==> flow/design.v <==
`timescale 1ns / 1ps
module pcpu(
 input wire clock, enable, reset, start,
 input wire [15:0] d_datain,   
 input wire [15:0] i_datain,   
 output  [7:0] i_addr,
 output  [7:0] d_addr,
 output  [15:0] d_dataout,
 output  d_we
    );
reg [15:0] gr [7:0];
reg nf, zf, cf;
reg cf_q;
reg state, next_state;
reg dw;
reg [7:0] pc;
reg [15:0] id_ir;
reg [15:0] wb_ir;
reg [15:0] ex_ir;
reg [15:0] mem_ir;
reg [15:0] smdr;
reg [15:0] smdr1;
reg signed [15:0] reg_C1;
reg signed [15:0] reg_A;
reg signed [15:0] reg_B;
reg signed [15:0] reg_C;
reg signed [15:0] ALUo;
reg signed [15:0] alu_last;
always @(posedge clock)
	begin
		if (!reset)
			state <= 1'b0;
		else
			state <= next_state;
	end
always @(*)
	begin
		case (state)
			1'b0 : 
				if ((enable == 1'b1) 
				&& (start == 1'b1))
					next_state = 1'b1;
				else	
					next_state = 1'b0;
			1'b1 :
				if ((enable == 1'b0) 
				|| (wb_ir[15:11] == 5'b00001))
					next_state = 1'b0;
				else
					next_state = 1'b1;
		endcase
	end
assign i_addr = pc;  
always @(posedge clock or negedge reset)
	begin
		if (!reset)
			begin
            id_ir <= 16'b0;
            pc <= 8'b0;
			end
		else if (state ==1'b1)
		begin
			if((i_datain[15:11] == 5'b01000 
				||i_datain[15:11] == 5'b10001
				||i_datain[15:11] == 5'b01011
				||i_datain[15:11] == 5'b10111 
				||i_datain[15:11] == 5'b01100 
				||i_datain[15:11] == 5'b01101 
				||i_datain[15:11] == 5'b01111 
				||i_datain[15:11] == 5'b01110) 
			  &&( (id_ir[15:11] == 5'b00010 && (id_ir[10:8]  == i_datain[6:4] || id_ir[10:8]  == i_datain[2:0])) 
			    ||(ex_ir[15:11] == 5'b00010 && (ex_ir[10:8]  == i_datain[6:4] || ex_ir[10:8]  == i_datain[2:0]))
				)
			  )  
			    begin
				   id_ir <= 16'b0;
				   pc <= pc;   
			    end		  			
  			else if (( i_datain[15:11] == 5'b00100
			         ||i_datain[15:11] == 5'b00110
					 ||i_datain[15:11] == 5'b00101
					 ||i_datain[15:11] == 5'b00111
					 ||i_datain[15:11] == 5'b00011)
                    &&((id_ir[15:11] == 5'b00010 &&(id_ir[10:8]  == i_datain[6:4])) 
					  ||(ex_ir[15:11] == 5'b00010 &&(ex_ir[10:8]  == i_datain[6:4]))
					  )
					)
					begin
					   id_ir <= 16'b0;
					   pc <= pc;   
					end 
			else if(id_ir[15:14] == 2'b11 || ex_ir[15:14] == 2'b11)
			        begin
				       id_ir <= 16'b0;
					   pc <= pc;   
					end 
			else
			  begin
				if(((mem_ir[15:11] == 5'b11010)
					&& (zf == 1'b1)) 
				|| ((mem_ir[15:11] == 5'b11011)
					&& (zf == 1'b0)))
				begin
					id_ir <= 16'b0;
					pc <= reg_C[7:0];
				end
				else if(((mem_ir[15:11] == 5'b11100)
					&& (nf == 1'b1)) 
				|| ((mem_ir[15:11] == 5'b11101)
					&& (nf == 1'b0)))
				begin
					id_ir <= 16'b0;
					pc <= reg_C[7:0];
				end
				else if(((mem_ir[15:11] == 5'b11110)
					&& (cf == 1'b1)) 
				|| ((mem_ir[15:11] == 5'b11111)
					&& (cf == 1'b0)))
				begin
					id_ir <= 16'b0;
					pc <= reg_C[7:0];
				end
				else if((mem_ir[15:11] == 5'b11000)			
				|| (mem_ir[15:11] == 5'b11001))
				begin
					id_ir <= 16'b0;
					pc <= reg_C[7:0];
				end
				else
				begin
				    id_ir <= i_datain;
					pc <= pc + 1;
				end
			  end   
		end  
	end  
always @(posedge clock or negedge reset) 
    begin
	    if (!reset)
			begin
				ex_ir <= 16'b0;
				reg_A <= 16'b0;
				reg_B <= 16'b0;
				smdr <= 16'b0;
			end
		else if (state == 1'b1)
			begin
				ex_ir <= id_ir;
				 if ((id_ir[15:14] == 2'b11 && id_ir[15:11] != 5'b11000) 
				|| (id_ir[15:11] == 5'b10000)
				|| (id_ir[15:11] == 5'b01001)
				|| (id_ir[15:11] == 5'b10011))
					reg_A <= gr[id_ir[10:8]];
				else if (id_ir[15:11] == 5'b00010) 
					reg_A <= gr[id_ir[6:4]];
				 else if(id_ir[6:4] == ex_ir[10:8])
				      reg_A <= ALUo;
			    else if(id_ir[6:4] == wb_ir[10:8]) 
				      reg_A <= reg_C1;
			    else if(id_ir[6:4] == mem_ir[10:8]) 
				      reg_A <= reg_C;
				else 
					reg_A <= gr[id_ir[6:4]];
			  if (id_ir[15:11] == 5'b00011)
					begin
						reg_B <= {12'b0000_0000_0000, id_ir[3:0]};  
						smdr <= gr[id_ir[10:8]];  
			      end
				else if(id_ir[2:0] == ex_ir[10:8])
				      reg_B <= ALUo;
			    else if(id_ir[2:0] == wb_ir[10:8]) 
				      reg_B <= reg_C1;
			    else if(id_ir[2:0] == mem_ir[10:8]) 
				      reg_B <= reg_C;
				else if  ((id_ir[15:11] == 5'b01000)
                || (id_ir[15:11] == 5'b10001)
				    || (id_ir[15:11] == 5'b01011)
				    || (id_ir[15:11] == 5'b10111)
				    || (id_ir[15:11] == 5'b01100)
					 || (id_ir[15:11] == 5'b01101)
					 || (id_ir[15:11] == 5'b01111)
					 || (id_ir[15:11] == 5'b01110))
					reg_B <= gr[id_ir[2:0]];
			end
	end		
always @ (*) 
    begin
		ALUo = alu_last;
		cf = cf_q;
		if  (ex_ir[15:11] == 5'b11000)
			ALUo = {8'b0, ex_ir[7:0]};
		else if  (ex_ir[15:14] == 2'b11)
		    ALUo = reg_A + {8'b0, ex_ir[7:0]};
		else 
		begin
			case(ex_ir[15:11])
			5'b00010: ALUo = reg_A + {12'b0000_0000_0000, ex_ir[3:0]};
			5'b00011: ALUo = reg_A + reg_B;
			5'b10000: {cf, ALUo} = reg_A + { ex_ir[7:0], 8'b0 };
			5'b01000: {cf, ALUo} = reg_A + reg_B;
			5'b01001:{cf, ALUo} = reg_A + { 8'b0, ex_ir[7:0] };
			5'b10001: {cf, ALUo} = reg_A + reg_B + cf_q;
			5'b01011: {cf, ALUo} = {{1'b0, reg_A} - reg_B};
			5'b10011: {cf, ALUo} = {1'b0, reg_A }- { 8'b0, ex_ir[7:0] };
			5'b10111:{cf, ALUo} = {{1'b0, reg_A} - reg_B - cf_q};
			5'b01100: {cf, ALUo} = {{1'b0, reg_A} - reg_B};
			5'b01101: {cf, ALUo} = {1'b0, reg_A & reg_B};
			5'b01111: {cf, ALUo} = {1'b0, reg_A | reg_B};
			5'b01110: {cf, ALUo} = {1'b0, reg_A ^ reg_B};
			5'b00100: {cf, ALUo} = {reg_A[4'b1111 - ex_ir[3:0]], reg_A << ex_ir[3:0]};
			5'b00110: {cf, ALUo} = {reg_A[ex_ir[3:0] - 4'b0001], reg_A >> ex_ir[3:0]};
			5'b00101: {cf, ALUo} = {reg_A[ex_ir[3:0] - 4'b0001], reg_A <<< ex_ir[3:0]};
			5'b00111: {cf, ALUo} = {reg_A[4'b1111 - ex_ir[3:0]], reg_A >>> ex_ir[3:0]};
			default: begin
					 end
        endcase								
		end
 end
always @(posedge clock or negedge reset)
    begin
	    if (!reset)
			begin
				alu_last <= 16'b0;
				cf_q <= 1'b0;
			end
		else if (state == 1'b1)
			begin
				alu_last <= ALUo;
				cf_q <= cf;
			end
	end
always @(posedge clock or negedge reset) 
    begin
	    if (!reset)
			begin
				mem_ir <= 16'b0;
				reg_C <= 16'b0;
				dw <= 0;
				nf <= 0;
				zf <= 0;
				smdr1 <= 16'b0;
			end
		else if (state == 1'b1)
			begin
				mem_ir <= ex_ir;
				reg_C <= ALUo;
				if (ex_ir[15:11] == 5'b00011)
					begin
						dw <= 1'b1;
						smdr1 <= smdr;
					end
				else if(ex_ir[15:14] != 2'b11 && ex_ir[15:11] != 5'b00010)
				     begin
				       zf <= (ALUo == 0)? 1:0;
					   nf <= (ALUo[15] == 1'b1)? 1:0;
						dw <= 1'b0;
				     end	
            else		
                 dw <= 1'b0;				
			end		
    end
assign d_dataout = smdr1;
assign d_we = dw;
assign d_addr = reg_C[7:0];
always @(posedge clock or negedge reset) 
    begin
	    if (!reset)
			begin
				wb_ir <= 16'b0;
				reg_C1 <= 16'b0;
			end
		else if (state == 1'b1)
			begin
				wb_ir <= mem_ir;			
				if (mem_ir[15:11] == 5'b00010)
					reg_C1 <= d_datain;
				else if(mem_ir[15:14] != 2'b11)
					reg_C1 <= reg_C;				
			end			
	end
always @(posedge clock or negedge reset) 
    begin
	    if (!reset)
			begin
			   gr[0] <= 16'b0;
				gr[1] <= 16'b0;
				gr[2] <= 16'b0;
				gr[3] <= 16'b0;
				gr[4] <= 16'b0;
				gr[5] <= 16'b0;
				gr[6] <= 16'b0;
				gr[7] <= 16'b0;
			end			
		else if (state == 1'b1)
			begin
				if ((wb_ir[15:14] != 2'b11) 
				   &&(wb_ir[15:11] != 5'b00011)		  
				   &&(wb_ir[15:11] != 5'b01100)
				)
					gr[wb_ir[10:8]] <= reg_C1;
			end	
   end
endmodule
--- tool output ---
---- Step by step through the tools: pcpu ----
Tool output for the design above before and after an edit, in the order of the flow.
"original" refers to lines of the RTL above, "edited" to lines of the edited file.
"difference" is "edited" less "original", of the values as shown; "relative change" is that difference over "original", in percent.
Operators carry their Yosys type and port widths (W data, S select, Z words).
A cell with -- has no value.
inputs
  top ..................................... pcpu
  clock port .............................. clock
  standard-cell library ................... sky130hd
  corner .................................. tt_025C_1v80

---- Edit of the RTL ----
Unified diff, file above to edited file.
The edited RTL no longer does the same as the RTL above: the edit was made by script, with no optimisation intended.
begin of diff
@@ -211,5 +211,5 @@
 			5'b00110: {cf, ALUo} = {reg_A[ex_ir[3:0] - 4'b0001], reg_A >> ex_ir[3:0]};
 			5'b00101: {cf, ALUo} = {reg_A[ex_ir[3:0] - 4'b0001], reg_A <<< ex_ir[3:0]};
-			5'b00111: {cf, ALUo} = {reg_A[4'b1111 - ex_ir[3:0]], reg_A >>> ex_ir[3:0]};
+			5'b00111: {cf, ALUo} = {reg_A[4'b1111 - ex_ir[3:0]], reg_A >> ex_ir[3:0]};
 			default: begin
 					 end
end of diff

---- Word-level counts ----
Yosys after proc, flatten, opt, wreduce and memory -nomap, before mapping. Print and check cells are not counted.
storage and ports
  what                             original  edited  difference  relative change (%)
  memories kept                    0         0       0           --
  cells after elaboration          268       268     0           0.00
  bits of input ports              36        36      0           0.00
  output and inout bits            33        33      0           0.00
  memory bits (writable)           0         0       0           --
  word width x clocked read ports  0         0       0           --
  bits in latches                  0         0       0           --
  bits in registers                301       301     0           0.00
  ROM bits                         0         0       0           --
operators by class
  what                              original  edited  difference  relative change (%)
  bitwise logic cells               12        12      0           0.00
  magnitude comparators             0         0       0           --
  add/sub/neg operators             14        14      0           0.00
  $mul                              0         0       0           --
  reductions and logical operators  73        74      +1          +1.37
  div/mod/pow operators             0         0       0           --
  shifts and indexed selects        6         5       -1          -16.67
  mux-type cells                    38        38      0           0.00
  equal/unequal tests               101       101     0           0.00
operator list
  cell                  original  edited  difference  relative change (%)
  $reduce_or A2 Y1      3         4       +1          +33.33
  $pmux W16 S16         1         0       -1          -100.00
  $sshr A16 B4 Y16      1         0       -1          -100.00
  $pmux W16 S15         0         1       +1          --
  $logic_or A1 B1 Y1    31        31      0           0.00
  $mux W16              21        21      0           0.00
  $eq A5 B4 Y1 const B  20        20      0           0.00
  $eq A5 B5 Y1 const B  19        19      0           0.00
  $logic_and A1 B1 Y1   17        17      0           0.00
  $eq A3 B3 Y1 const B  16        16      0           0.00
  $eq A3 B3 Y1          10        10      0           0.00
  $not A1 Y1            9         9       0           0.00
  $reduce_and A3 Y1     9         9       0           0.00
  $eq A3 B2 Y1 const B  8         8       0           0.00
  $eq A5 B3 Y1 const B  8         8       0           0.00
  $mux W1               7         7       0           0.00
  $eq A5 B2 Y1 const B  6         6       0           0.00
  $eq A3 B1 Y1 const B  4         4       0           0.00
  $logic_not A3 Y1      4         4       0           0.00
  $mux W8               4         4       0           0.00
  $reduce_and A2 Y1     4         4       0           0.00
  $add A16 B16 Y17      3         3       0           0.00
  $ne A2 B2 Y1 const B  3         3       0           0.00
  $pmux W16 S8          3         3       0           0.00
  $eq A2 B2 Y1 const B  2         2       0           0.00
  $ne A5 B2 Y1 const B  2         2       0           0.00
  $shiftx A16 B4 Y1     2         2       0           0.00
  $add A16 B16 Y16      1         1       0           0.00
The list need not be complete.

---- Logic depth ----
Yosys ltp: most cells in a row. Word level: on the elaborated netlist, between registers, memories and ports. Mapped: between sequential cells and ports; inverters and the memories' decode and read muxes count.
logic depth
  what                           original  edited  difference  relative change (%)
  depth after elaboration        14        14      0           0.00
  ABC_AREA                       0         0       --          --
  depth in mapped cells          19        19      0           0.00
  gate-level depth less buffers  15        15      0           0.00

---- After synthesis ----
Source: synth_stat.txt of the flow (Yosys; design flattened, memories mapped). It holds for the ABC_AREA given above (unset counts as 0); a run with the other value may have another netlist.
cells by type
  type                        original  edited  difference  relative change (%)
  sky130_fd_sc_hd__nor2_1     223       260     +37         +16.59
  sky130_fd_sc_hd__mux4_2     58        35      -23         -39.66
  sky130_fd_sc_hd__o211ai_1   63        41      -22         -34.92
  sky130_fd_sc_hd__a21oi_1    176       195     +19         +10.80
  sky130_fd_sc_hd__o22ai_1    27        44      +17         +62.96
  sky130_fd_sc_hd__xnor2_1    64        80      +16         +25.00
  sky130_fd_sc_hd__nand2_1    202       216     +14         +6.93
  sky130_fd_sc_hd__nand2b_1   26        15      -11         -42.31
  sky130_fd_sc_hd__mux2_2     205       195     -10         -4.88
  sky130_fd_sc_hd__o21ai_0    190       199     +9          +4.74
  sky130_fd_sc_hd__nand3_1    58        66      +8          +13.79
  sky130_fd_sc_hd__buf_1      34        26      -8          -23.53
  sky130_fd_sc_hd__nor3b_1    15        7       -8          -53.33
  sky130_fd_sc_hd__inv_1      90        83      -7          -7.78
  sky130_fd_sc_hd__a211oi_1   46        53      +7          +15.22
  sky130_fd_sc_hd__o2111ai_1  12        5       -7          -58.33
  sky130_fd_sc_hd__mux2i_1    90        96      +6          +6.67
  sky130_fd_sc_hd__a221oi_1   31        37      +6          +19.35
The list need not be complete.
synthesis totals
  what                                original  edited   difference  relative change (%)
  cells in the netlist                2745      2798     +53         +1.93
  flip-flops                          285       285      0           0.00
  buffers                             242       237      -5          -2.07
  sequential part of the area (um^2)  7126.8    7126.8   0.0         0.00
  chip area (Yosys) (um^2)            24144.4   24018.0  -126.4      -0.52

---- Worst setup path after synthesis ----
Source: OpenSTA report_checks on the synthesized netlist (no wires, ideal clock, input and output delay 20% of the period each), path of least setup slack; recovery checks are left aside. Register names are those of the netlist, which keeps one name where synthesis merged equal registers.
path post-synthesis
  what                                 original                edited                  difference  relative change (%)
  path type                            flip-flop to flip-flop  flip-flop to flip-flop  --          --
  from                                 register ex_ir[2]       register ex_ir[2]       --          --
  to                                   register id_ir[10]      register id_ir[10]      --          --
  clock period (ns)                    8.0                     8.0                     0.0         0.00
  library setup time (ns)              0.121                   0.121                   0.000       --
  launch time at the first pin (ns)    0.000                   0.000                   0.000       --
  data required time (ns)              7.879                   7.879                   0.000       0.00
  buffers on the path                  6                       6                       0           0.00
  setup slack (ns)                     3.220                   3.706                   +0.486      --
  arrival (ns)                         4.659                   4.173                   -0.486      -10.43
  delay of the path (ns)               4.780                   4.294                   -0.486      -10.17
  driving pins on the path             20                      20                      0           0.00
  period reached after synthesis (ns)  4.78                    4.294                   -0.486      -10.17
"delay of the path" is the arrival time less input delay plus setup time.
"driving pins on the path": output pins that drive a net of the path, with the launching flip-flop's if there is one; two outputs of one cell count as two.
"period reached after synthesis" is the clock period less the worst setup slack; recovery checks do not enter. This is arithmetic on one report: input and output delays are still those of the set period (20% each).
Between the ends stands the longest chain of elaborated cells between them, by number of cells; it is not shown to be the way that was timed. Of several equally long chains one is given.
A line is the first line of the expression or statement that the cell stems from. Yosys adds cells for indexed reads and writes and turns some case tables into memories.
A register here has more assigning lines than the two given.
between the ends, post-synthesis, original
  cell sequence ........................... sky130_fd_sc_hd__dfrtp_1 -> sky130_fd_sc_hd__inv_1 -> sky130_fd_sc_hd__clkbuf_1 -> sky130_fd_sc_hd__buf_1 -> sky130_fd_sc_hd__clkbuf_1 -> sky130_fd_sc_hd__ha_1 -> sky130_fd_sc_hd__clkbuf_1 -> sky130_fd_sc_hd__nand2b_1 -> sky130_fd_sc_hd__a21oi_1 -> sky130_fd_sc_hd__o211ai_1 -> sky130_fd_sc_hd__a2111oi_0 -> sky130_fd_sc_hd__nor2_1 -> sky130_fd_sc_hd__o41ai_1 -> sky130_fd_sc_hd__nor4_1 -> sky130_fd_sc_hd__a311oi_2 -> sky130_fd_sc_hd__nor3_4 -> sky130_fd_sc_hd__and2_4 -> sky130_fd_sc_hd__buf_6 -> sky130_fd_sc_hd__buf_8 -> sky130_fd_sc_hd__a22o_1
  cells in the longest elaborated chain ... 14
  elaborated cells on any way between the ends .. 20
  those cells by class .................... add/sub: 5; shift: 2; mux: 9; logic: 1; reduce/logical: 3
RTL lines, path post-synthesis, original
  what                 RTL line  text
  from (decl)          19        reg [15:0] ex_ir;
  from (assign)        141       ex_ir <= 16'b0;
  from (assign)        148       ex_ir <= id_ir;
  $sub A4 B4 Y4        213       5'b00111: {cf, ALUo} = {reg_A[4'b1111 - ex_ir[3:0]], reg_A >>> ex_ir[3:0]};
  $shiftx A16 B4 Y1    213
  $pmux W1 S10         196       case(ex_ir[15:11])
  $mux W1              192       else if (ex_ir[15:14] == 2'b11)
  $mux W1              190       if (ex_ir[15:11] == 5'b11000)
  $not A1 Y1           118       && (cf == 1'b0)))
  $logic_and A1 B1 Y1  117       || ((mem_ir[15:11] == 5'b11111)
  $logic_or A1 B1 Y1   115       else if(((mem_ir[15:11] == 5'b11110)
  $mux W16             115
  $mux W16             107       else if(((mem_ir[15:11] == 5'b11100)
  $mux W16             99        if(((mem_ir[15:11] == 5'b11010)
  $mux W16             92        else if(id_ir[15:14] == 2'b11 || ex_ir[15:14] == 2'b11)
  $mux W16             79        else if (( i_datain[15:11] == 5'b00100
  $mux W16             63        if((i_datain[15:11] == 5'b01000
  to (assign)          58        id_ir <= 16'b0;
  to (assign)          131       id_ir <= i_datain;
  to (decl)            17        reg [15:0] id_ir;
between the ends, post-synthesis, edited
  cell sequence ........................... sky130_fd_sc_hd__dfrtp_1 -> sky130_fd_sc_hd__inv_1 -> sky130_fd_sc_hd__clkbuf_1 -> sky130_fd_sc_hd__clkbuf_1 -> sky130_fd_sc_hd__clkbuf_1 -> sky130_fd_sc_hd__ha_1 -> sky130_fd_sc_hd__clkbuf_1 -> sky130_fd_sc_hd__a211oi_1 -> sky130_fd_sc_hd__o21a_1 -> sky130_fd_sc_hd__nor4_1 -> sky130_fd_sc_hd__o22ai_1 -> sky130_fd_sc_hd__nor4_1 -> sky130_fd_sc_hd__nand4_1 -> sky130_fd_sc_hd__a21oi_1 -> sky130_fd_sc_hd__a21oi_1 -> sky130_fd_sc_hd__o211a_4 -> sky130_fd_sc_hd__and2_4 -> sky130_fd_sc_hd__buf_6 -> sky130_fd_sc_hd__buf_6 -> sky130_fd_sc_hd__a22o_1
  cells in the longest elaborated chain ... 14
  elaborated cells on any way between the ends .. 20
  those cells by class .................... add/sub: 5; shift: 2; mux: 9; logic: 1; reduce/logical: 3
RTL lines, path post-synthesis, edited
  what                 RTL line  text
  from (decl)          19        reg [15:0] ex_ir;
  from (assign)        141       ex_ir <= 16'b0;
  from (assign)        148       ex_ir <= id_ir;
  $sub A4 B4 Y4        213       5'b00111: {cf, ALUo} = {reg_A[4'b1111 - ex_ir[3:0]], reg_A >> ex_ir[3:0]};
  $shiftx A16 B4 Y1    213
  $pmux W1 S10         196       case(ex_ir[15:11])
  $mux W1              192       else if (ex_ir[15:14] == 2'b11)
  $mux W1              190       if (ex_ir[15:11] == 5'b11000)
  $not A1 Y1           118       && (cf == 1'b0)))
  $logic_and A1 B1 Y1  117       || ((mem_ir[15:11] == 5'b11111)
  $logic_or A1 B1 Y1   115       else if(((mem_ir[15:11] == 5'b11110)
  $mux W16             115
  $mux W16             107       else if(((mem_ir[15:11] == 5'b11100)
  $mux W16             99        if(((mem_ir[15:11] == 5'b11010)
  $mux W16             92        else if(id_ir[15:14] == 2'b11 || ex_ir[15:14] == 2'b11)
  $mux W16             79        else if (( i_datain[15:11] == 5'b00100
  $mux W16             63        if((i_datain[15:11] == 5'b01000
  to (assign)          58        id_ir <= 16'b0;
  to (assign)          131       id_ir <= i_datain;
  to (decl)            17        reg [15:0] id_ir;

---- Timing after layout ----
Path of least setup slack in the final report of each run of pair A (OpenROAD, finished layout, wires in). Where an end is a register, its clock arrival counts in the times.
path after layout
  what                               original                edited                  difference  relative change (%)
  path type                          flip-flop to flip-flop  flip-flop to flip-flop  --          --
  from                               register reg_A[5]       register ex_ir[1]       --          --
  to                                 register pc[3]          register reg_B[15]      --          --
  data required time (ns)            6.80                    6.81                    +0.01       +0.15
  arrival (ns)                       6.14                    5.78                    -0.36       -5.86
  setup slack (ns)                   0.66                    1.03                    +0.37       --
  launch time at the first pin (ns)  0.60                    0.58                    -0.02       -3.33
  library setup time (ns)            0.14                    0.11                    -0.03       --
  clock period (ns)                  6.34                    6.34                    0.00        0.00
  buffers on the path                1                       0                       -1          -100.00
  driving pins on the path           15                      14                      -1          -6.67
Between the ends stands the longest chain of elaborated cells between them, by number of cells; it is not shown to be the way that was timed. Of several equally long chains one is given.
A register here has more assigning lines than the two given.
between the ends, after layout, original
  cell sequence ........................... sky130_fd_sc_hd__dfrtp_1 -> sky130_fd_sc_hd__inv_1 -> sky130_fd_sc_hd__ha_1 -> sky130_fd_sc_hd__or3b_1 -> sky130_fd_sc_hd__and3_1 -> sky130_fd_sc_hd__a2111oi_0 -> sky130_fd_sc_hd__a211oi_1 -> sky130_fd_sc_hd__and2_0 -> sky130_fd_sc_hd__or4b_4 -> sky130_fd_sc_hd__o31ai_1 -> sky130_fd_sc_hd__a311oi_2 -> sky130_fd_sc_hd__nor3_4 -> sky130_fd_sc_hd__buf_4 -> sky130_fd_sc_hd__mux2i_1 -> sky130_fd_sc_hd__a2bb2oi_1
  cells in the longest elaborated chain ... 11
  elaborated cells on any way between the ends .. 20
  those cells by class .................... add/sub: 8; shift: 2; mux: 6; logic: 1; reduce/logical: 3
RTL lines, path after layout, original
  what                 RTL line  text
  from (decl)          24        reg signed [15:0] reg_A;
  from (assign)        153       reg_A <= gr[id_ir[10:8]];
  from (assign)        155       reg_A <= gr[id_ir[6:4]];
  $sub A16 B16 Y17     205       5'b10111:{cf, ALUo} = {{1'b0, reg_A} - reg_B - cf_q};
  $sub A17 B1 Y17      205
  $pmux W1 S10         196       case(ex_ir[15:11])
  $mux W1              192       else if (ex_ir[15:14] == 2'b11)
  $mux W1              190       if (ex_ir[15:11] == 5'b11000)
  $not A1 Y1           118       && (cf == 1'b0)))
  $logic_and A1 B1 Y1  117       || ((mem_ir[15:11] == 5'b11111)
  $logic_or A1 B1 Y1   115       else if(((mem_ir[15:11] == 5'b11110)
  $mux W8              115
  $mux W8              107       else if(((mem_ir[15:11] == 5'b11100)
  $mux W8              99        if(((mem_ir[15:11] == 5'b11010)
  to (assign)          95        pc <= pc;
  to (assign)          105       pc <= reg_C[7:0];
  to (decl)            16        reg [7:0] pc;
between the ends, after layout, edited
  cell sequence ........................... sky130_fd_sc_hd__dfrtp_2 -> sky130_fd_sc_hd__clkinv_1 -> sky130_fd_sc_hd__ha_1 -> sky130_fd_sc_hd__nor2b_1 -> sky130_fd_sc_hd__o21ai_0 -> sky130_fd_sc_hd__a21oi_1 -> sky130_fd_sc_hd__o22ai_1 -> sky130_fd_sc_hd__mux2i_1 -> sky130_fd_sc_hd__or4_1 -> sky130_fd_sc_hd__a2111oi_0 -> sky130_fd_sc_hd__a211oi_1 -> sky130_fd_sc_hd__nor2_1 -> sky130_fd_sc_hd__a2111oi_0 -> sky130_fd_sc_hd__a21o_1
  cells in the longest elaborated chain ... 6
  elaborated cells on any way between the ends .. 13
  those cells by class .................... add/sub: 5; shift: 3; mux: 5
RTL lines, path after layout, edited
  what             RTL line  text
  from (decl)      19        reg [15:0] ex_ir;
  from (assign)    141       ex_ir <= 16'b0;
  from (assign)    148       ex_ir <= id_ir;
  $sub A16 B8 Y17  204       5'b10011: {cf, ALUo} = {1'b0, reg_A }- { 8'b0, ex_ir[7:0] };
  $pmux W16 S15    196       case(ex_ir[15:11])
  $mux W16         192       else if (ex_ir[15:14] == 2'b11)
  $mux W16         190       if (ex_ir[15:11] == 5'b11000)
  $mux W16         169       else if(id_ir[2:0] == ex_ir[10:8])
  $mux W16         164       if (id_ir[15:11] == 5'b00011)
  to (assign)      166       reg_B <= {12'b0000_0000_0000, id_ir[3:0]};
  to (assign)      170       reg_B <= ALUo;
  to (decl)        25        reg signed [15:0] reg_B;

---- Flow runs ----
Runs of the flow (Yosys, OpenROAD) on both versions; the two runs of a pair have the same settings. The constraints put input and output delay at 20% of the set period each and load the outputs with 0.01 pF.
flow settings, pair A
  CORE_UTILIZATION ........................ 40
  PLACE_DENSITY ........................... 0.6
  period_ns ............................... 6.34
  CAP_MARGIN .............................. 20
  CORE_MARGIN ............................. 2
  SLEW_MARGIN ............................. 20
final reports, pair A
  what                                    original  edited   difference  relative change (%)
  synthesis area (um^2)                   24144.4   24018.0  -126.4      -0.52
  setup slack of the critical path (ns)   0.655     1.027    +0.372      --
  area of the die (um^2)                  62342.6   62020.9  -321.7      -0.52
  lowest hold slack (ns)                  0.484     0.488    +0.004      --
  standard-cell area after layout (um^2)  26705.6   26733.1  +27.5       +0.10
  utilization after routing (%)           44.5      45.1     +0.6        --
  power consumption (µW)                  17379     17315    -64         -0.37
flow settings, pair B
  CAP_MARGIN .............................. 25
  CORE_UTILIZATION ........................ 54
  CTS_CLUSTER_SIZE ........................ 62
  MAX_ROUTING_LAYER ....................... met4
  MIN_ROUTING_LAYER ....................... met1
  PLACE_DENSITY_LB_ADDON .................. 0.05
  SETUP_SLACK_MARGIN ...................... 1.42
  SLEW_MARGIN ............................. 10
  TNS_END_PERCENT ......................... 5
  period_ns ............................... 9.32
  CORE_MARGIN ............................. 2
final reports, pair B
  what                                    original  edited   difference  relative change (%)
  synthesis area (um^2)                   24144.4   24018.0  -126.4      -0.52
  setup slack of the critical path (ns)   2.900     2.747    -0.153      --
  area of the die (um^2)                  46418.7   46179.9  -238.8      -0.51
  lowest hold slack (ns)                  0.504     0.486    -0.018      --
  standard-cell area after layout (um^2)  26186.4   26050.0  -136.4      -0.52
  utilization after routing (%)           59.2      59.2     0.0         --
  power consumption (µW)                  11603     11447    -156        -1.34
"power consumption" rests on the timing tool's default activity at the inputs, not on a simulated workload.
--- end ---
